==> flow/design.v <==
`timescale 1ns/10ps
module  CONV(
  input                      clk,
  input                      reset,
  output logic               busy,	
  input                      ready,	
  output logic        [13:0] iaddr,
  input               [7:0]  idata,	
  output logic               ioe,
  output logic               wen_L0,
  output logic               oe_L0,
  output logic        [13:0] addr_L0,
  output logic        [11:0] w_data_L0,
  input               [11:0] r_data_L0,
  output logic               wen_L1,
  output logic               oe_L1,
  output logic        [11:0] addr_L1,
  output logic        [11:0] w_data_L1,
  input               [11:0] r_data_L1,
  output logic               oe_weight,
  output logic        [15:0] addr_weight,
  input  logic signed [7:0]  r_data_weight,
  output logic               wen_L2,
  output logic        [3:0]  addr_L2,
  output logic        [31:0] w_data_L2
  );
  assign oe_L0 = 1'b0;
  localparam INITIAL0 = 0;
  localparam READ0    = 1;
  localparam EXECUTE0 = 2;
  localparam WRITE0   = 3;
  localparam DONE0    = 4;
  localparam EXECUTE1 = 0;
  localparam IDLE10   = 1;
  localparam WRITE1   = 2;
  localparam IDLE11   = 3;
  localparam DONE1    = 4;
  localparam INITIAL2 = 0;
  localparam IDLE20   = 1;
  localparam IDLE21   = 2;
  localparam READ2    = 3;
  localparam IDLE22   = 4;
  localparam IDLE23   = 5;
  localparam IDLE24   = 6;
  localparam IDLE25   = 7;
  localparam WRITE2   = 8;
  reg  [2:0]  layer0_cs;
  reg  [2:0]  layer0_ns;
  reg  [2:0]  layer1_cs;
  reg  [2:0]  layer1_ns;
  reg  [3:0]  layer2_cs;
  reg  [3:0]  layer2_ns;
  reg  [7:0]  column0_cnt;
  reg  [7:0]  column1_cnt;
  reg  [7:0]  row0_cnt;
  reg  [12:0] AfterFilter [0:8];
  reg  [7:0]  weight; 
  reg  [11:0] flatten;
  wire read0_done;
  wire read2_done;
  wire execute0_done;
  wire execute1_done;
  wire write0_done;
  wire write1_done;
  wire sr1_en;
  wire sr2_en;
  wire idle;
  assign read0_done = (iaddr==14'd130);
  assign read2_done = (addr_L1==4095);
  assign execute0_done = (iaddr==14'd133);
  assign execute1_done = (addr_L0==14'd129);
  assign write0_done = (addr_L0==16383);
  assign write1_done = (addr_L1==4095);
  assign sr1_en = (layer0_cs>=READ0);
  assign sr2_en = (layer1_cs>=EXECUTE1);
  assign idle = (column1_cnt>=126 && column1_cnt<255);
  always @(posedge clk, posedge reset) begin
    if (reset) layer0_cs <= INITIAL0;
    else       layer0_cs <= layer0_ns;
  end
  always @(*) begin
    layer0_ns=3'bx;
    case (layer0_cs)
      INITIAL0:
        begin
          if (ready)          layer0_ns=READ0;
          else                layer0_ns=INITIAL0;   
        end 
      READ0: 
        begin 
          if (read0_done)     layer0_ns=EXECUTE0;
          else                layer0_ns=READ0;     
        end 
      EXECUTE0: 
        begin 
          if (execute0_done)  layer0_ns=WRITE0;
          else                layer0_ns=EXECUTE0;  
        end  
      WRITE0: 
        begin 
          if (write0_done)    layer0_ns=DONE0;
          else                layer0_ns=WRITE0;    
        end
      DONE0:
        begin
                              layer0_ns=DONE0;     
        end
    endcase
  end
  always @(*) begin
    ioe=1;
    case (layer0_cs)
      INITIAL0:
        begin
        end
      READ0:
        begin
        end
      EXECUTE0:
        begin
        end
      WRITE0:
        begin
        end
      DONE0:
        begin
        end
    endcase
  end
  always @(posedge clk, posedge reset) begin
    if (reset) begin
      wen_L0<=0;
    end else begin
      if (layer0_ns==WRITE0) begin
        wen_L0<=1;
      end else begin
        wen_L0<=0;
      end
    end
  end
  always @(posedge clk, posedge reset) begin
    if (reset) layer1_cs <= EXECUTE1;
    else       layer1_cs <= layer1_ns;
  end
  always @(*) begin
    layer1_ns=2'bx;
    case (layer1_cs)
      EXECUTE1:
        begin
          if (execute1_done)  layer1_ns=IDLE10;
          else                layer1_ns=EXECUTE1;  
        end
      IDLE10:
        begin
                              layer1_ns=WRITE1;
        end
      WRITE1:
        begin
          if (write1_done)    layer1_ns=DONE1;
          else                layer1_ns=IDLE11;
        end
      IDLE11:
        begin
          if (idle)           layer1_ns=IDLE11;    
          else                layer1_ns=WRITE1;
        end
      DONE1:
        begin
                              layer1_ns=DONE1;     
        end
    endcase
  end
  always @(posedge clk, posedge reset) begin
    if (reset) begin
      wen_L1<=0;
    end else begin
      if (layer1_ns==WRITE1) begin
        wen_L1<=1;
      end else begin
        wen_L1<=0;
      end
    end
  end
  always @(posedge clk, posedge reset) begin
    if (reset) layer2_cs <= INITIAL2;
    else       layer2_cs <= layer2_ns;
  end
  always @(*) begin
    layer2_ns=4'bx;
    case (layer2_cs)
      INITIAL2:
        begin
          if (layer1_cs==DONE1) layer2_ns=IDLE20;
          else                  layer2_ns=INITIAL2;  
        end
      IDLE20:
        begin
                                layer2_ns=IDLE21; 
        end      
      IDLE21:      
        begin      
                                layer2_ns=READ2;   
        end
      READ2:
        begin
          if (read2_done)       layer2_ns=IDLE22;
          else                  layer2_ns=READ2;     
        end
      IDLE22:
        begin
                                layer2_ns=IDLE23;
        end
      IDLE23:
        begin
                                layer2_ns=IDLE24;   
        end
      IDLE24:
        begin
                                layer2_ns=IDLE25;   
        end
      IDLE25:  
        begin
                                layer2_ns=WRITE2;   
        end
      WRITE2:     
        begin      
                                layer2_ns=READ2;   
        end
    endcase
  end
  always @(*) begin
    wen_L2=0;
    oe_weight=1;
    oe_L1=0;
    case (layer2_cs)
      INITIAL2:
        begin
        end
      IDLE20:
        begin
          oe_L1=1;
        end
      IDLE21:
        begin
          oe_L1=1;
        end
      READ2:
        begin
          oe_L1=1;
        end
      IDLE22:
        begin
          oe_L1=1;
        end
      IDLE23:
        begin
          oe_L1=1;
        end
      IDLE24:
        begin
          oe_L1=1;
        end
      IDLE25:  
        begin
          oe_L1=1;
        end
      WRITE2: 
        begin
          wen_L2=1;
          oe_L1=1;
        end
    endcase
  end
  always @(posedge clk, posedge reset) begin
    if (reset) begin
      iaddr <= 0;
    end else begin
      iaddr <= iaddr+1;
    end
  end
  always @(posedge clk, posedge reset) begin
    if (reset) begin
      column0_cnt <= 0;
    end else begin
      if (layer0_cs>=EXECUTE0) begin
        if (column0_cnt!=127 && ioe) begin
          column0_cnt <= column0_cnt+1;
        end else if (column0_cnt==127 && ioe) begin
          column0_cnt <= 0;
        end
      end
    end
  end
  always @(posedge clk, posedge reset) begin
    if (reset) begin
      row0_cnt <= 0;
    end else begin
      if (layer0_cs>=EXECUTE0) begin
        if (column0_cnt!=127 && ioe) begin
          row0_cnt <= row0_cnt;
        end else if (column0_cnt==127 && ioe) begin
          row0_cnt <= row0_cnt+1;
        end
      end
    end
  end
  always @(posedge clk, posedge reset) begin
    if (reset) begin
      column1_cnt <= 0;
    end else begin
      if (layer1_cs>=WRITE1) begin
        if (column1_cnt!=255) begin
          column1_cnt <= column1_cnt+1;
        end else if (column1_cnt==255) begin
          column1_cnt <= 0;
        end
      end
    end
  end
  wire [7:0] p0;
  wire [7:0] p1;
  wire [7:0] p2;
  wire [7:0] p3;
  wire [7:0] p4;
  wire [7:0] p5;
  wire [7:0] p6;
  wire [7:0] p7;
  wire [7:0] p8;
  wire [8:0] p0_shf;
  wire [8:0] p5_shf;
  wire [8:0] p7_shf;
  wire [8:0] p8_shf;
  assign p0_shf = p0<<1;
  assign p5_shf = p5<<1;
  assign p7_shf = p7<<1;
  assign p8_shf = p8<<1;
  sr_8x259 sr1 (
    .clk(clk),
    .en(sr1_en),
    .sr_in(idata),
    .sr_tap1(p0),
    .sr_tap2(p1),
    .sr_tap3(p2),
    .sr_tap4(p3),
    .sr_tap5(p4),
    .sr_tap6(p5),
    .sr_tap7(p6),
    .sr_tap8(p7),
    .sr_tap9(p8)
  );
  always @(*) begin
    AfterFilter[0] =  - (p0_shf)       ;
    AfterFilter[1] =     0             ;
    AfterFilter[2] =     p2            ;
    AfterFilter[3] =     0             ;
    AfterFilter[4] =     p4            ;
    AfterFilter[5] =     p5_shf        ;
    AfterFilter[6] =     p6            ;
    AfterFilter[7] =     p7_shf        ;
    AfterFilter[8] =  -((p8_shf)+p8)   ;
    if (row0_cnt==0) begin
      AfterFilter[0] = 0;
      AfterFilter[1] = 0;
      AfterFilter[2] = 0;
    end
    if (column0_cnt==0) begin
      AfterFilter[0] = 0;
      AfterFilter[3] = 0;
      AfterFilter[6] = 0;
    end 
    if (column0_cnt==127) begin
      AfterFilter[2] = 0;
      AfterFilter[5] = 0;
      AfterFilter[8] = 0;
    end 
    if (row0_cnt==127) begin
      AfterFilter[6] = 0;
      AfterFilter[7] = 0;
      AfterFilter[8] = 0;
    end 
  end
  wire [12:0] add0_0;
  wire [12:0] add1_0;
  wire [12:0] add2_0;
  wire [12:0] add3_0;
  reg  [12:0] add0;
  reg  [12:0] add1;
  reg  [12:0] add2;
  reg  [12:0] add3;
  assign add0_0 = AfterFilter[0]+AfterFilter[2];
  assign add1_0 = AfterFilter[4]+AfterFilter[5];
  assign add2_0 = AfterFilter[6]+AfterFilter[7];
  assign add3_0 = AfterFilter[8];
  always @(posedge clk, posedge reset) begin
    if (reset) begin
      add0 <= 0; 
      add1 <= 0;
      add2 <= 0;
      add3 <= 0;
    end else begin
      add0 <= add0_0; 
      add1 <= add1_0;
      add2 <= add2_0;
      add3 <= add3_0;
    end
  end
  wire [12:0] add4_1;
  wire [12:0] add5_1;
  reg  [12:0] add4;
  reg  [12:0] add5;
  assign add4_1 = add0+add1;
  assign add5_1 = add2+add3;
  always @(posedge clk, posedge reset) begin
    if (reset) begin
      add4 <= 0;
      add5 <= 0;
    end else begin
      add4 <= add4_1;
      add5 <= add5_1;
    end
  end
  wire [12:0] add6_2;
  assign add6_2 = add4+add5;
  always @(posedge clk, posedge reset) begin
    if (reset) begin
      w_data_L0 <= 0;
    end else begin
      if (add6_2[12]) begin
        w_data_L0 <= 0;
      end else begin
        w_data_L0 <= add6_2;
      end
    end
  end
  always @(posedge clk, posedge reset) begin
    if (reset) begin
      addr_L0 <= 0;
    end else begin
      if (wen_L0) begin
        addr_L0 <= addr_L0+1;
      end
    end
  end
  wire [11:0] reg0;
  wire [11:0] reg1;
  sr_12x130 sr2 (
    .clk(clk),
    .en(sr2_en),
    .sr_in(w_data_L0),
    .sr_tap1(reg0),
    .sr_tap2(reg1)
  );
  reg [11:0] max_temp;
  always @(posedge clk, posedge reset) begin
    if (reset) begin
      max_temp <= 0;
    end else begin
      if (reg0>=reg1) begin
        max_temp <= reg0;
      end else begin
        max_temp <= reg1;
      end
    end
  end
  always @(posedge clk, posedge reset) begin
    if (reset) begin
      w_data_L1 <= 0;
    end else begin
      if (max_temp>= reg0 && max_temp>= reg1) begin
        w_data_L1 <= max_temp;
      end else if (reg0>= max_temp && reg0>= reg1) begin
        w_data_L1 <= reg0;
      end else begin
        w_data_L1 <= reg1;
      end
    end
  end
  always @(posedge clk, posedge reset) begin
    if (reset) begin
      addr_L1 <= 0;
    end else begin
      if (wen_L1||layer1_cs==DONE1) begin
        addr_L1 <= addr_L1+1;
      end
    end
  end
  always @(posedge clk, posedge reset) begin
    if (reset) begin
      addr_weight <= 0;
    end else begin
      if (layer1_cs==DONE1) begin
        addr_weight <= addr_weight+1;
      end
    end
  end
  always @(posedge clk, posedge reset) begin
    if (reset) begin
      weight <= 0;
      flatten <= 0;
    end else begin
      weight <= r_data_weight;
      flatten <= r_data_L1;
    end
  end
  wire [20:0] fc0;
  reg [20:0] fc;
  mul FC (
    .in1(weight),
    .in2({1'b0,flatten}),
    .out(fc0)
  );
  always @(posedge clk, posedge reset) begin
    if (reset) begin
      fc <= 0;
    end else begin
      fc <= fc0;
    end
  end
  reg  [31:0] fc_acc;
  wire [31:0] fc_sum0;
  wire [31:0] signed_fc;
  wire [31:0] signed_fc_acc;
  assign signed_fc = $signed(fc);
  assign signed_fc_acc = $signed(fc_acc);
  CLA32 cla (
    .a(signed_fc),
    .b(signed_fc_acc),
    .cin(1'b0),
    .out(fc_sum0)
  );
  always @(posedge clk, posedge reset) begin
    if (reset) begin
      fc_acc <= 0;
    end else begin 
      if (layer2_cs==IDLE24) begin
        fc_acc <= 0;
      end else begin
        if ((layer2_cs==READ2||layer2_cs==IDLE21||layer2_cs==IDLE22||layer2_cs==IDLE23||layer2_cs==IDLE25||layer2_cs==WRITE2) && addr_L1!=2) begin
          fc_acc <= fc_sum0;
        end
      end
    end
  end
  reg [31:0] fc_sum;
  always @(posedge clk, posedge reset) begin
    if (reset) begin
      fc_sum <= 0;
    end else begin
      fc_sum <= fc_sum0;
    end
  end
  reg [31:0] w_data_L2_reg;
  wire [15:0] fc_sum_shf;
  assign fc_sum_shf = fc_sum>>16;
  always @(*) begin
    if (fc_sum[31]==1) begin
      w_data_L2_reg = $signed(fc_sum_shf);
    end else begin
      w_data_L2_reg = fc_sum;
    end
  end
  always @(posedge clk, posedge reset) begin
    if (reset) begin
      w_data_L2 <= 0;
    end else begin
      if (layer2_cs==INITIAL2) begin
        w_data_L2 <= 0;
      end else begin
        w_data_L2 <= w_data_L2_reg;
      end
    end       
  end
  always @(posedge clk, posedge reset) begin
    if (reset) begin
      addr_L2 <= 0;
    end else begin
      if (wen_L2) begin
        addr_L2 <= addr_L2+1;
      end
    end
  end
  always @(posedge clk, posedge reset) begin
    if (reset) begin
      busy <= 0;
    end else begin
      case (addr_weight)
        40963: busy <= 1;
        40964: busy <= 0;
      endcase
    end
  end
endmodule
module CLA32 (
  input [31:0] a,
  input [31:0] b,
  input        cin,
  output [32:0] out
);
  wire cout0;
  wire cout1;
  wire cout2;
  CLA8 cla0 (.a(a[7:0]),   .b(b[7:0]),   .cin(cin),   .sum(out[7:0]),   .cout(cout0)   );
  CLA8 cla1 (.a(a[15:8]),  .b(b[15:8]),  .cin(cout0), .sum(out[15:8]),  .cout(cout1)   );
  CLA8 cla2 (.a(a[23:16]), .b(b[23:16]), .cin(cout1), .sum(out[23:16]), .cout(cout2)   );
  CLA8 cla3 (.a(a[31:24]), .b(b[31:24]), .cin(cout2), .sum(out[31:24]), .cout(out[32]) );
endmodule
module CLA8 (
  input [7:0] a,
  input [7:0] b,
  input       cin,
  output [7:0] sum,
  output       cout
);
  wire [7:0] p;
  wire [7:0] g;
  wire [6:0] c;  
  CLG clg8 (
    .cin(cin),
    .p(p),
    .g(g),
    .cout({cout, c[6:0]})
  );
  CLA_FA cla_fa0 (.a(a[0]), .b(b[0]), .cin(cin), .sum(sum[0]), .g(g[0]), .p(p[0]));
  genvar i;
  generate
  for (i=1;i<8;i=i+1) begin:cla_fa
    CLA_FA cla_fa (.a(a[i]), .b(b[i]), .cin(c[i-1]), .sum(sum[i]), .g(g[i]), .p(p[i]));
  end
  endgenerate
endmodule
module CLG (
  input cin,
  input [7:0] p,
  input [7:0] g,
  output [7:0] cout
);
  assign cout[0] = (cin & p[0])                                                  | (g[0])                                                                                                                                                                                                                                                                     ;
  assign cout[1] = (cin & p[0] & p[1])                                           | (g[0] & p[1])                                           | (g[1])                                                                                                                                                                                                           ;
  assign cout[2] = (cin & p[0] & p[1] & p[2])                                    | (g[0] & p[1] & p[2])                                    | (g[1] & p[2])                                    | (g[2])                                                                                                                                                        ;
  assign cout[3] = (cin & p[0] & p[1] & p[2] & p[3])                             | (g[0] & p[1] & p[2] & p[3])                             | (g[1] & p[2] & p[3])                             | (g[2] & p[3])                             | (g[3] )                                                                                                           ;
  assign cout[4] = (cin & p[0] & p[1] & p[2] & p[3] & p[4])                      | (g[0] & p[1] & p[2] & p[3] & p[4])                      | (g[1] & p[2] & p[3] & p[4])                      | (g[2] & p[3] & p[4])                      | (g[3] & p[4])                      | (g[4])                                                                       ;
  assign cout[5] = (cin & p[0] & p[1] & p[2] & p[3] & p[4] & p[5])               | (g[0] & p[1] & p[2] & p[3] & p[4] & p[5])               | (g[1] & p[2] & p[3] & p[4] & p[5])               | (g[2] & p[3] & p[4] & p[5])               | (g[3] & p[4] & p[5])               | (g[4] & p[5])               | (g[5])                                         ;
  assign cout[6] = (cin & p[0] & p[1] & p[2] & p[3] & p[4] & p[5] & p[6])        | (g[0] & p[1] & p[2] & p[3] & p[4] & p[5] & p[6])        | (g[1] & p[2] & p[3] & p[4] & p[5] & p[6])        | (g[2] & p[3] & p[4] & p[5] & p[6])        | (g[3] & p[4] & p[5] & p[6])        | (g[4] & p[5] & p[6])        | (g[5] & p[6])         | (g[6])                 ;
  assign cout[7] = (cin & p[0] & p[1] & p[2] & p[3] & p[4] & p[5] & p[6] & p[7]) | (g[0] & p[1] & p[2] & p[3] & p[4] & p[5] & p[6] & p[7]) | (g[1] & p[2] & p[3] & p[4] & p[5] & p[6] & p[7]) | (g[2] & p[3] & p[4] & p[5] & p[6] & p[7]) | (g[3] & p[4] & p[5] & p[6] & p[7]) | (g[4] & p[5] & p[6] & p[7]) | (g[5] & p[6] & p[7])  | (g[6] & p[7]) | (g[7]) ;
endmodule
module CLA_FA (  
  input a,
  input b,
  input cin,
  output sum,
  output p,
  output g
);
  assign sum = a^b^cin;
  assign p   = a|b;
  assign g   = a&b;
endmodule
module mul (
  input  [7:0]  in1,  
  input  [12:0] in2,  
  output reg [20:0] out  
);
  reg  [20:0] add0;
  reg  [18:0] add1;
  reg  [16:0] add2;
  reg  [14:0] add3;
  reg  [12:0] add4;
  reg  [10:0] add5;
  reg  [8:0]  add6;
  wire [8:0]  in1_shf;
  wire [9:0]  in1_x;   
  wire [9:0]  in1_x2;
  assign in1_shf = in1<<1;
  assign in1_x   = {{2{in1[7]}}, in1};
  assign in1_x2  = in1_x<<1;
  always @(*) begin
    add0=0;
    case ({in2[1:0],1'b0})
      3'b000, 3'b111 : add0 =  0; 
      3'b001, 3'b010 : add0 = $signed( in1     ); 
      3'b101, 3'b110 : add0 = $signed(-in1_x   ); 
      3'b011         : add0 = $signed( in1_shf ); 
      3'b100         : add0 = $signed(-in1_x2  ); 
    endcase
  end
  always @(*) begin
    add1=0;
    case (in2[3:1])
      3'b000, 3'b111 : add1 =  0; 
      3'b001, 3'b010 : add1 = $signed( in1     ); 
      3'b101, 3'b110 : add1 = $signed(-in1_x   ); 
      3'b011         : add1 = $signed( in1_shf ); 
      3'b100         : add1 = $signed(-in1_x2  ); 
    endcase
  end
  always @(*) begin
    add2=0;
    case (in2[5:3])
      3'b000, 3'b111 : add2 =  0; 
      3'b001, 3'b010 : add2 = $signed( in1     ); 
      3'b101, 3'b110 : add2 = $signed(-in1_x   ); 
      3'b011         : add2 = $signed( in1_shf ); 
      3'b100         : add2 = $signed(-in1_x2  ); 
    endcase
  end
  always @(*) begin
    add3=0;
    case (in2[7:5])
      3'b000, 3'b111 : add3 =  0; 
      3'b001, 3'b010 : add3 = $signed( in1     ); 
      3'b101, 3'b110 : add3 = $signed(-in1_x   ); 
      3'b011         : add3 = $signed( in1_shf ); 
      3'b100         : add3 = $signed(-in1_x2  ); 
    endcase
  end
  always @(*) begin
    add4=0;
    case (in2[9:7])
      3'b000, 3'b111 : add4 =  0; 
      3'b001, 3'b010 : add4 = $signed( in1     ); 
      3'b101, 3'b110 : add4 = $signed(-in1_x   ); 
      3'b011         : add4 = $signed( in1_shf ); 
      3'b100         : add4 = $signed(-in1_x2  ); 
    endcase
  end
  always @(*) begin
    add5=0;
    case (in2[11:9])
      3'b000, 3'b111 : add5 =  0; 
      3'b001, 3'b010 : add5 = $signed( in1     ); 
      3'b101, 3'b110 : add5 = $signed(-in1_x   ); 
      3'b011         : add5 = $signed( in1_shf ); 
      3'b100         : add5 = $signed(-in1_x2  ); 
    endcase
  end
  always @(*) begin
    add6=0;
    case ({in2[12],in2[12:11]})
      3'b000, 3'b111 : add6 =  0; 
      3'b001, 3'b010 : add6 = $signed( in1     ); 
      3'b101, 3'b110 : add6 = $signed(-in1_x   ); 
      3'b011         : add6 = $signed( in1_shf ); 
      3'b100         : add6 = $signed(-in1_x2  ); 
    endcase
  end
  wire [20:0] sum0;
  wire [20:0] carry0;
  wire [20:0] carry0_shf;
  assign carry0_shf = carry0<<1;
  adder21 adder21_0 (
    .a(add0),
    .b({add1,2'b0}),
    .cin({add2,4'b0}),
    .sum(sum0),
    .cout(carry0)
  );
  wire [20:0] sum1;
  wire [20:0] carry1;
  wire [20:0] carry1_shf;
  assign carry1_shf = carry1<<1;
  adder21 adder21_1 (
    .a({add3,6'b0}),
    .b({add4,8'b0}),
    .cin({add5,10'b0}),
    .sum(sum1),
    .cout(carry1)
  );
  wire [20:0] sum2;
  wire [20:0] carry2;
  wire [20:0] carry2_shf;
  assign carry2_shf = carry2<<1;
  adder21 adder21_2 (
    .a(sum0),
    .b(carry0_shf),
    .cin(sum1),
    .sum(sum2),
    .cout(carry2)
  );
  wire [20:0] sum3;
  wire [20:0] carry3;
  wire [20:0] carry3_shf;
  assign carry3_shf = carry3<<1;
  adder21 adder21_3 (
    .a(carry1_shf),
    .b(carry2_shf),
    .cin(sum2),
    .sum(sum3),
    .cout(carry3)
  );
  wire [20:0] sum4;
  wire [20:0] carry4;
  wire [20:0] carry4_shf;
  assign carry4_shf = carry4<<1;
  adder21 adder21_4 (
    .a(carry3_shf),
    .b(sum3),
    .cin({add6,12'b0}),
    .sum(sum4),
    .cout(carry4)
  );
  reg [11:0] out_temp0;  
  reg [10:0] out_temp1;
  reg [10:0] out_temp2;
  always @(*) begin
    out_temp0 = sum4[10:0]+carry4_shf[10:0]; 
  end
  always @(*) begin
    out_temp1 = sum4[20:11]+carry4_shf[20:11]+1;  
    out_temp2 = sum4[20:11]+carry4_shf[20:11];    
  end
  always @(*) begin
    if (out_temp0[11]) begin  
      out = {out_temp1, out_temp0[10:0]};
    end else begin            
      out = {out_temp2, out_temp0[10:0]};
    end
  end
endmodule
module adder21 (
  input [20:0] a,
  input [20:0] b,
  input [20:0] cin,
  output [20:0] sum,
  output [20:0] cout
);
  genvar i;
  generate
    for (i=0;i<21;i=i+1) begin:FA
      FA fa (.a(a[i]), .b(b[i]), .cin(cin[i]), .sum(sum[i]), .cout(cout[i]));
    end
  endgenerate
endmodule
module FA (
  input a, 
  input b,
  input cin,
  output sum, 
  output cout 
);
  wire c1, c2, s1;
  HA ha1(.a(a), .b(b), .cout(c1), .sum(s1));
  HA ha2(.a(s1), .b(cin), .cout(c2), .sum(sum));
  or (cout, c1, c2);
endmodule
module HA (
  input a, 
  input b,
  output sum, 
  output cout 
);
  xor (sum, a, b);
  and (cout, a, b);
endmodule
module sr_8x259 (
  input clk,
  input en,
  input  [7:0] sr_in,
  output [7:0] sr_tap1,
  output [7:0] sr_tap2,
  output [7:0] sr_tap3,
  output [7:0] sr_tap4,
  output [7:0] sr_tap5,
  output [7:0] sr_tap6,
  output [7:0] sr_tap7, 
  output [7:0] sr_tap8, 
  output [7:0] sr_tap9 
);
  reg [7:0] sr [0:258];
  integer i;
  always @(posedge clk) begin
    if (en) begin
      sr[258] <= sr_in;
      for (i=0;i<258;i=i+1) begin
        sr[i] <= sr[i+1];
      end
    end
  end
  assign sr_tap1 = sr[0];
  assign sr_tap2 = sr[1];
  assign sr_tap3 = sr[2];
  assign sr_tap4 = sr[128];
  assign sr_tap5 = sr[129];
  assign sr_tap6 = sr[130];
  assign sr_tap7 = sr[256];
  assign sr_tap8 = sr[257];
  assign sr_tap9 = sr[258];
endmodule
module sr_12x130 (
  input clk,
  input en,
  input  [11:0] sr_in,
  output [11:0] sr_tap1,
  output [11:0] sr_tap2
);
  reg [11:0] sr [0:129];
  integer i;
  always @(posedge clk) begin
    if (en) begin
      sr[129] <= sr_in;
      for (i=0;i<129;i=i+1) begin
        sr[i] <= sr[i+1];
      end
    end
  end
  assign sr_tap1 = sr[1];
  assign sr_tap2 = sr[129];
endmodule
Ticket comment

Reports on CONV --
Module CONV before and after one edit of its RTL, step after step. Lines under "unedited" count in the file above, lines under "edited" in the edited file. "difference": "edited" minus "unedited" as printed here. "rel. change": 100 x difference / "unedited". The mark -- stands for no value.
Set-up: design top CONV, clock port clk, cell library sky130hd, library corner tt_025C_1v80

Diff --
The edit as a unified diff against the file above. The edited RTL no longer does the same as the RTL above: the edit was made by script, with no optimisation intended.
begin of diff
@@ -72,5 +72,5 @@
   assign write0_done = (addr_L0==16383);
   assign write1_done = (addr_L1==4095);
-  assign sr1_en = (layer0_cs>=READ0);
+  assign sr1_en = (layer0_cs==READ0);
   assign sr2_en = (layer1_cs>=EXECUTE1);
   assign idle = (column1_cnt>=126 && column1_cnt<255);
end of diff

Elaborated design --
Counts by Yosys on the flattened word-level netlist (proc, flatten, opt, wreduce). Print and check cells are left out. Yosys's memory passes give these memory sizes; they may raise the number of words (mostly to a power of two), join words into wider ones and drop unused or constant bits.
Cells by class:
- add/sub/neg operators | unedited 23, edited 23, difference 0, rel. change 0.00%
- shifts and indexed selects | unedited 0, edited 0, difference 0
- mux-type cells | unedited 45, edited 45, difference 0, rel. change 0.00%
- order comparisons | unedited 10, edited 9, difference -1, rel. change -10.00%
- bitwise operators | unedited 724, edited 724, difference 0, rel. change 0.00%
- multipliers | unedited 0, edited 0, difference 0
- divide/modulo/power cells | unedited 0, edited 0, difference 0
- reduce/logical cells | unedited 45, edited 45, difference 0, rel. change 0.00%
- eq/ne operators | unedited 69, edited 69, difference 0, rel. change 0.00%
Operators with widths:
- 3-bit by 1-bit >= comparator with 1-bit output (second input constant) | unedited 2, edited 1, difference -1, rel. change -50.00%
Unchanged operator kinds not shown: 69.
Bit counts:
- latch bits | unedited 0, edited 0, difference 0
- output and inout port bits | unedited 124, edited 124, difference 0, rel. change 0.00%
- word-level cells | unedited 1334, edited 1333, difference -1, rel. change -0.07%
- memory bits (writable) | unedited 0, edited 0, difference 0
- memory bits (read-only) | unedited 32, edited 32, difference 0, rel. change 0.00%
- memory cells | unedited 1, edited 1, difference 0, rel. change 0.00%
- clocked read ports x word width | unedited 0, edited 0, difference 0
- flip-flop bits (word level) | unedited 3968, edited 3968, difference 0, rel. change 0.00%
Memories:
- shape (words x width / read and write ports) | unedited 16x2 r1 w0, edited 16x2 r1 w0

Longest topological paths --
Depth = most cells in a row (Yosys ltp): at word level without a register or memory, in the mapped netlist without a sequential cell, where the memories' decode and read muxes count.
Logic depth:
- depth after elaboration | unedited 64, edited 64, difference 0, rel. change 0.00%
- ABC_AREA | unedited 0, edited 0
- depth in mapped cells | unedited 28, edited 29, difference +1, rel. change +3.57%
- mapped depth without buffers | unedited 26, edited 26, difference 0, rel. change 0.00%

Mapped cells and area --
Yosys stat after the flow's synthesis: flattened, memories mapped to cells. It holds for the ABC_AREA given above (unset counts as 0); a run with the other value may have another netlist.
Cells by type:
- sky130_fd_sc_hd__xnor2_1 | unedited 150, edited 129, difference -21, rel. change -14.00%
- sky130_fd_sc_hd__nor2_1 | unedited 177, edited 196, difference +19, rel. change +10.73%
- sky130_fd_sc_hd__o21ai_0 | unedited 104, edited 85, difference -19, rel. change -18.27%
- sky130_fd_sc_hd__nand2_1 | unedited 162, edited 148, difference -14, rel. change -8.64%
- sky130_fd_sc_hd__a22oi_1 | unedited 5, edited 17, difference +12, rel. change +240.00%
- sky130_fd_sc_hd__a21oi_1 | unedited 111, edited 121, difference +10, rel. change +9.01%
- sky130_fd_sc_hd__xor2_1 | unedited 53, edited 63, difference +10, rel. change +18.87%
- sky130_fd_sc_hd__nand2b_1 | unedited 28, edited 18, difference -10, rel. change -35.71%
- sky130_fd_sc_hd__mux2i_1 | unedited 44, edited 52, difference +8, rel. change +18.18%
- sky130_fd_sc_hd__nand4_1 | unedited 16, edited 24, difference +8, rel. change +50.00%
- sky130_fd_sc_hd__inv_1 | unedited 244, edited 237, difference -7, rel. change -2.87%
- sky130_fd_sc_hd__clkbuf_1 | unedited 67, edited 61, difference -6, rel. change -8.96%
- sky130_fd_sc_hd__nand3_1 | unedited 29, edited 35, difference +6, rel. change +20.69%
- sky130_fd_sc_hd__nor3_1 | unedited 24, edited 30, difference +6, rel. change +25.00%
- sky130_fd_sc_hd__o22ai_1 | unedited 13, edited 7, difference -6, rel. change -46.15%
- sky130_fd_sc_hd__and2_1 | unedited 47, edited 52, difference +5, rel. change +10.64%
- sky130_fd_sc_hd__a21o_1 | unedited 25, edited 30, difference +5, rel. change +20.00%
- sky130_fd_sc_hd__or3_1 | unedited 11, edited 16, difference +5, rel. change +45.45%
Unchanged cell types not shown: 16. The list need not be complete.
Synthesis totals:
- mapped flip-flops | unedited 3966, edited 3966, difference 0, rel. change 0.00%
- chip area (Yosys) (mm²) | unedited 0.1307779, edited 0.1310157, difference +0.0002378, rel. change +0.18%
- standard cells after synthesis | unedited 5856, edited 5883, difference +27, rel. change +0.46%
- sequential part of the area (mm²) | unedited 0.1173651, edited 0.1173651, difference 0.0000000, rel. change 0.00%
By module: a second synthesis without flattening, with its own total; a netlist apart from the flattened one above.
Unflattened totals:
- cell total of the unflattened synthesis | unedited 6129, edited 6138, difference +9, rel. change +0.15%
- area (unflattened synthesis) (mm²) | unedited 0.1331077, edited 0.133184, difference +0.0000763, rel. change +0.06%
Rows give one instance, submodules left out.
Modules, unedited:
- sr_8x259 | instances 1, area 0.0622197 mm², seq. area 0.0622197 mm², cells 2072
- sr_12x130 | instances 1, area 0.0464846 mm², seq. area 0.0464846 mm², cells 1548
- CONV | instances 1, area 0.0158464 mm², seq. area 0.0086608 mm², cells 1399
- mul | instances 1, area 0.0033807 mm², seq. area 0 mm², cells 547
- HA | instances 210, area 0.0000125 mm², seq. area 0 mm², cells 1
- CLA_FA | instances 32, area 0.000045 mm², seq. area 0 mm², cells 6
- FA | instances 105, area 0.0000063 mm², seq. area 0 mm², cells 1
- CLG | instances 4, area 0.0001126 mm², seq. area 0 mm², cells 14
- CLA32 | instances 1, area 0 mm², seq. area 0 mm², cells 0
- CLA8 | instances 4, area 0 mm², seq. area 0 mm², cells 0
- adder21 | instances 5, area 0 mm², seq. area 0 mm², cells 0
Modules, edited:
- sr_8x259 | instances 1, area 0.0622197 mm², seq. area 0.0622197 mm², cells 2072
- sr_12x130 | instances 1, area 0.0464846 mm², seq. area 0.0464846 mm², cells 1548
- CONV | instances 1, area 0.0158752 mm², seq. area 0.0086608 mm², cells 1396
- mul | instances 1, area 0.0034283 mm², seq. area 0 mm², cells 559
- HA | instances 210, area 0.0000125 mm², seq. area 0 mm², cells 1
- CLA_FA | instances 32, area 0.000045 mm², seq. area 0 mm², cells 6
- FA | instances 105, area 0.0000063 mm², seq. area 0 mm², cells 1
- CLG | instances 4, area 0.0001126 mm², seq. area 0 mm², cells 14
- CLA32 | instances 1, area 0 mm², seq. area 0 mm², cells 0
- CLA8 | instances 4, area 0 mm², seq. area 0 mm², cells 0
- adder21 | instances 5, area 0 mm², seq. area 0 mm², cells 0

Timing after synthesis --
Source: OpenSTA report_checks on the synthesized netlist (no wires, ideal clock, input and output delay 20% of the period each), path of least setup slack; recovery checks are left aside. Register names are those of the netlist, which keeps one name where synthesis merged equal registers.
Timing after synthesis:
- path type | unedited register to register, edited register to register
- from | unedited register layer0_cs, edited register layer0_cs
- to | unedited register sr1.sr[0][0], edited register wen_L0
- stages | unedited 3, edited 3, difference 0, rel. change 0.00%
- required time (ns) | unedited -5.895, edited 7.811, difference +13.706
- time at the first pin (ns) | unedited 0.000, edited 0.000, difference 0.000
- clock period (ns) | unedited 8.0, edited 8.0, difference 0.0, rel. change 0.00%
- path delay (ns) | unedited 48.042, edited 45.583, difference -2.459, rel. change -5.12%
- buffers on the path | unedited 0, edited 0, difference 0
- arrival (ns) | unedited 34.147, edited 45.394, difference +11.247, rel. change +32.94%
- path slack (ns) | unedited -40.042, edited -37.583, difference +2.459
- synthesis period reached (ns) | unedited 48.042, edited 45.583, difference -2.459, rel. change -5.12%
"path delay" is the arrival time less input delay plus setup time. "stages": output pins that drive a net of the path, with the launching flip-flop's if there is one; two outputs of one cell count as two. "synthesis period reached" = period - worst setup slack (recovery checks aside). The figure is calculated, with input and output delays left at 20% of the set period. Where an end lacks its bit number, it is one bit of the signal, or one of the new flip-flops if synthesis recoded a state register. The rows between start and end are the longest chain of elaborated cells between them; the timing report does not say that the signal goes this way. Where chains are equally long, one stands for them. Each line given opens the expression or statement behind the cell; cells for indexed reads and writes are added by Yosys, which also makes memories of some case tables. A register here has more assigning lines than the two given.
Between the ends, after synthesis, unedited: cells stage by stage sky130_fd_sc_hd__dfrtp_1 > sky130_fd_sc_hd__nor3_1 > sky130_fd_sc_hd__nand2_1, length of the longest elaborated chain 1
Ends and longest elaborated chain, after synthesis, unedited:
- start, declared | line 47 | reg  [2:0]  layer0_cs;
- start, assigned | line 78 | if (reset) layer0_cs <= INITIAL0;
- start, assigned | line 79 | else       layer0_cs <= layer0_ns;
- 3-bit by 1-bit >= comparator with 1-bit output | line 74 | assign sr1_en = (layer0_cs>=READ0);
- end, assigned | line 874 | sr[i] <= sr[i+1];
- end, declared | line 868 | reg [7:0] sr [0:258];
Between the ends, after synthesis, edited: cells stage by stage sky130_fd_sc_hd__dfrtp_1 > sky130_fd_sc_hd__a21oi_1 > sky130_fd_sc_hd__a211oi_1, length of the longest elaborated chain 4
Ends and longest elaborated chain, after synthesis, edited:
- start, declared | line 47 | reg  [2:0]  layer0_cs;
- start, assigned | line 78 | if (reset) layer0_cs <= INITIAL0;
- start, assigned | line 79 | else       layer0_cs <= layer0_ns;
- 3-bit == test | line 83 | case (layer0_cs)
- 3-bit case mux with 5-bit select | line 83
- 3-bit by 2-bit == test with 1-bit output | line 134 | if (layer0_ns==WRITE0) begin
- 1-bit two-way mux | line 134
- end, assigned | line 132 | wen_L0<=0;
- end, assigned | line 135 | wen_L0<=1;
- end, declared | line 10 | output logic               wen_L0,

Timing after layout --
Path of least setup slack in the final report of the runs of pair A (OpenROAD, finished layout, wires in). Where an end is a register, its clock arrival counts in the times.
Timing after layout:
- path type | unedited register to register, edited register to register
- from | unedited register weight[0], edited register weight[3]
- to | unedited register fc[20], edited register fc[20]
- path slack (ns) | unedited 0.55, edited 0.57, difference +0.02
- stages | unedited 25, edited 22, difference -3, rel. change -12.00%
- buffers on the path | unedited 0, edited 0, difference 0
- clock period (ns) | unedited 7.24, edited 7.24, difference 0.00, rel. change 0.00%
- required time (ns) | unedited 8.02, edited 7.96, difference -0.06, rel. change -0.75%
- arrival (ns) | unedited 7.47, edited 7.38, difference -0.09, rel. change -1.20%
- time at the first pin (ns) | unedited 0.85, edited 0.85, difference 0.00, rel. change 0.00%
The rows between start and end are the longest chain of elaborated cells between them; the timing report does not say that the signal goes this way. Where chains are equally long, one stands for them.
Between the ends, after layout, unedited: cells stage by stage sky130_fd_sc_hd__dfrtp_1 > sky130_fd_sc_hd__inv_1 > sky130_fd_sc_hd__ha_1 > sky130_fd_sc_hd__nand2_1 > sky130_fd_sc_hd__or3_1 > sky130_fd_sc_hd__nor2_1 > sky130_fd_sc_hd__or2_2 > sky130_fd_sc_hd__mux2i_1 > sky130_fd_sc_hd__a22o_1 > sky130_fd_sc_hd__inv_1 > sky130_fd_sc_hd__fa_1 > sky130_fd_sc_hd__fa_1 > sky130_fd_sc_hd__fa_1 > sky130_fd_sc_hd__inv_1 > sky130_fd_sc_hd__ha_1 > sky130_fd_sc_hd__ha_1 > sky130_fd_sc_hd__inv_1 > sky130_fd_sc_hd__o21bai_1 > sky130_fd_sc_hd__a21o_1 > sky130_fd_sc_hd__a311o_1 > sky130_fd_sc_hd__a41o_1 > sky130_fd_sc_hd__o41ai_2 > sky130_fd_sc_hd__o21bai_1 > sky130_fd_sc_hd__a21oi_1 > sky130_fd_sc_hd__xor2_1, length of the longest elaborated chain 17
Ends and longest elaborated chain, after layout, unedited:
- start, declared | line 57 | reg  [7:0]  weight;
- start, assigned | line 498 | weight <= 0;
- start, assigned | line 501 | weight <= r_data_weight;
- 10-bit negator | line 683 | 3'b100         : add0 = $signed(-in1_x2  );
- 21-bit case mux with 4-bit select | line 678 | case ({in2[1:0],1'b0})
- 1-bit XOR | line 851 | xor (sum, a, b);
- 1-bit AND | line 852 | and (cout, a, b);
- 1-bit OR | line 843 | or (cout, c1, c2);
- 1-bit XOR | line 851
- 1-bit AND | line 852
- (+3 left out)
- 1-bit OR | line 843
- 1-bit XOR | line 851
- 1-bit AND | line 852
- 1-bit OR | line 843
- 10-bit adder | line 808 | out_temp1 = sum4[20:11]+carry4_shf[20:11]+1;
- 10-bit by 1-bit adder with 10-bit output | line 808
- 21-bit two-way mux | line 812 | if (out_temp0[11]) begin
- end, assigned | line 514 | fc <= 0;
- end, assigned | line 516 | fc <= fc0;
- end, declared | line 506 | reg [20:0] fc;
Between the ends, after layout, edited: cells stage by stage sky130_fd_sc_hd__dfrtp_1 > sky130_fd_sc_hd__or3_1 > sky130_fd_sc_hd__or3_1 > sky130_fd_sc_hd__nand2b_1 > sky130_fd_sc_hd__nor2_1 > sky130_fd_sc_hd__a21oi_1 > sky130_fd_sc_hd__o22ai_1 > sky130_fd_sc_hd__a22oi_1 > sky130_fd_sc_hd__fa_1 > sky130_fd_sc_hd__fa_1 > sky130_fd_sc_hd__fa_1 > sky130_fd_sc_hd__inv_1 > sky130_fd_sc_hd__ha_1 > sky130_fd_sc_hd__ha_1 > sky130_fd_sc_hd__nand2_1 > sky130_fd_sc_hd__o211a_1 > sky130_fd_sc_hd__o221ai_1 > sky130_fd_sc_hd__a21boi_0 > sky130_fd_sc_hd__a21oi_1 > sky130_fd_sc_hd__a21o_1 > sky130_fd_sc_hd__a21oi_1 > sky130_fd_sc_hd__xor2_1, length of the longest elaborated chain 17
Ends and longest elaborated chain, after layout, edited:
- start, declared | line 57 | reg  [7:0]  weight;
- start, assigned | line 498 | weight <= 0;
- start, assigned | line 501 | weight <= r_data_weight;
- 10-bit negator | line 683 | 3'b100         : add0 = $signed(-in1_x2  );
- 21-bit case mux with 4-bit select | line 678 | case ({in2[1:0],1'b0})
- 1-bit XOR | line 851 | xor (sum, a, b);
- 1-bit AND | line 852 | and (cout, a, b);
- 1-bit OR | line 843 | or (cout, c1, c2);
- 1-bit XOR | line 851
- 1-bit AND | line 852
- (+3 left out)
- 1-bit OR | line 843
- 1-bit XOR | line 851
- 1-bit AND | line 852
- 1-bit OR | line 843
- 10-bit adder | line 808 | out_temp1 = sum4[20:11]+carry4_shf[20:11]+1;
- 10-bit by 1-bit adder with 10-bit output | line 808
- 21-bit two-way mux | line 812 | if (out_temp0[11]) begin
- end, assigned | line 514 | fc <= 0;
- end, assigned | line 516 | fc <= fc0;
- end, declared | line 506 | reg [20:0] fc;

Measured runs --
Runs of the flow (Yosys, OpenROAD) on both versions; the two runs of a pair have the same settings. The constraints put input and output delay at 20% of the set period each and load the outputs with 0.01 pF.
Settings, pair A: CORE_UTILIZATION 50, period_ns 7.24, CAP_MARGIN 20, CORE_MARGIN 2, SLEW_MARGIN 20
Measured results, pair A:
- chip area after synthesis (Yosys) (mm²) | unedited 0.1307779, edited 0.1310157, difference +0.0002378, rel. change +0.18%
- setup slack of the worst path (ns) | unedited 0.547, edited 0.575, difference +0.028
- die area (mm²) | unedited 0.265663, edited 0.266142, difference +0.000479, rel. change +0.18%
- total power of the final layout (mW) | unedited 47.299, edited 47.278, difference -0.021, rel. change -0.04%
- period reached (ns) | unedited 6.693, edited 6.665, difference -0.028, rel. change -0.42%
- standard-cell area after layout (mm²) | unedited 0.149766, edited 0.149936, difference +0.000170, rel. change +0.11%
Settings, pair B: ABC_AREA 1, CAP_MARGIN 15, CORE_ASPECT_RATIO 1.72, CORE_UTILIZATION 61, CTS_CLUSTER_DIAMETER 93, MAX_ROUTING_LAYER met5, PLACE_DENSITY 0.65, SETUP_SLACK_MARGIN 0.1, SLEW_MARGIN 0, TNS_END_PERCENT 15, period_ns 12.8, CORE_MARGIN 2
Measured results, pair B:
- chip area after synthesis (Yosys) (mm²) | unedited 0.1301386, edited 0.1301886, difference +0.0000500, rel. change +0.04%
- setup slack of the worst path (ns) | unedited 5.719, edited 5.538, difference -0.181
- die area (mm²) | unedited 0.217187, edited 0.217273, difference +0.000086, rel. change +0.04%
- total power of the final layout (mW) | unedited 25.679, edited 25.486, difference -0.193, rel. change -0.75%
- period reached (ns) | unedited 7.081, edited 7.262, difference +0.181, rel. change +2.56%
- standard-cell area after layout (mm²) | unedited 0.146612, edited 0.146508, difference -0.000104, rel. change -0.07%
"period reached" means the clock period less the worst setup slack. The figure is calculated, with input and output delays left at 20% of the set period. "total power of the final layout": no workload was simulated; the value follows from the tool's default switching activity.
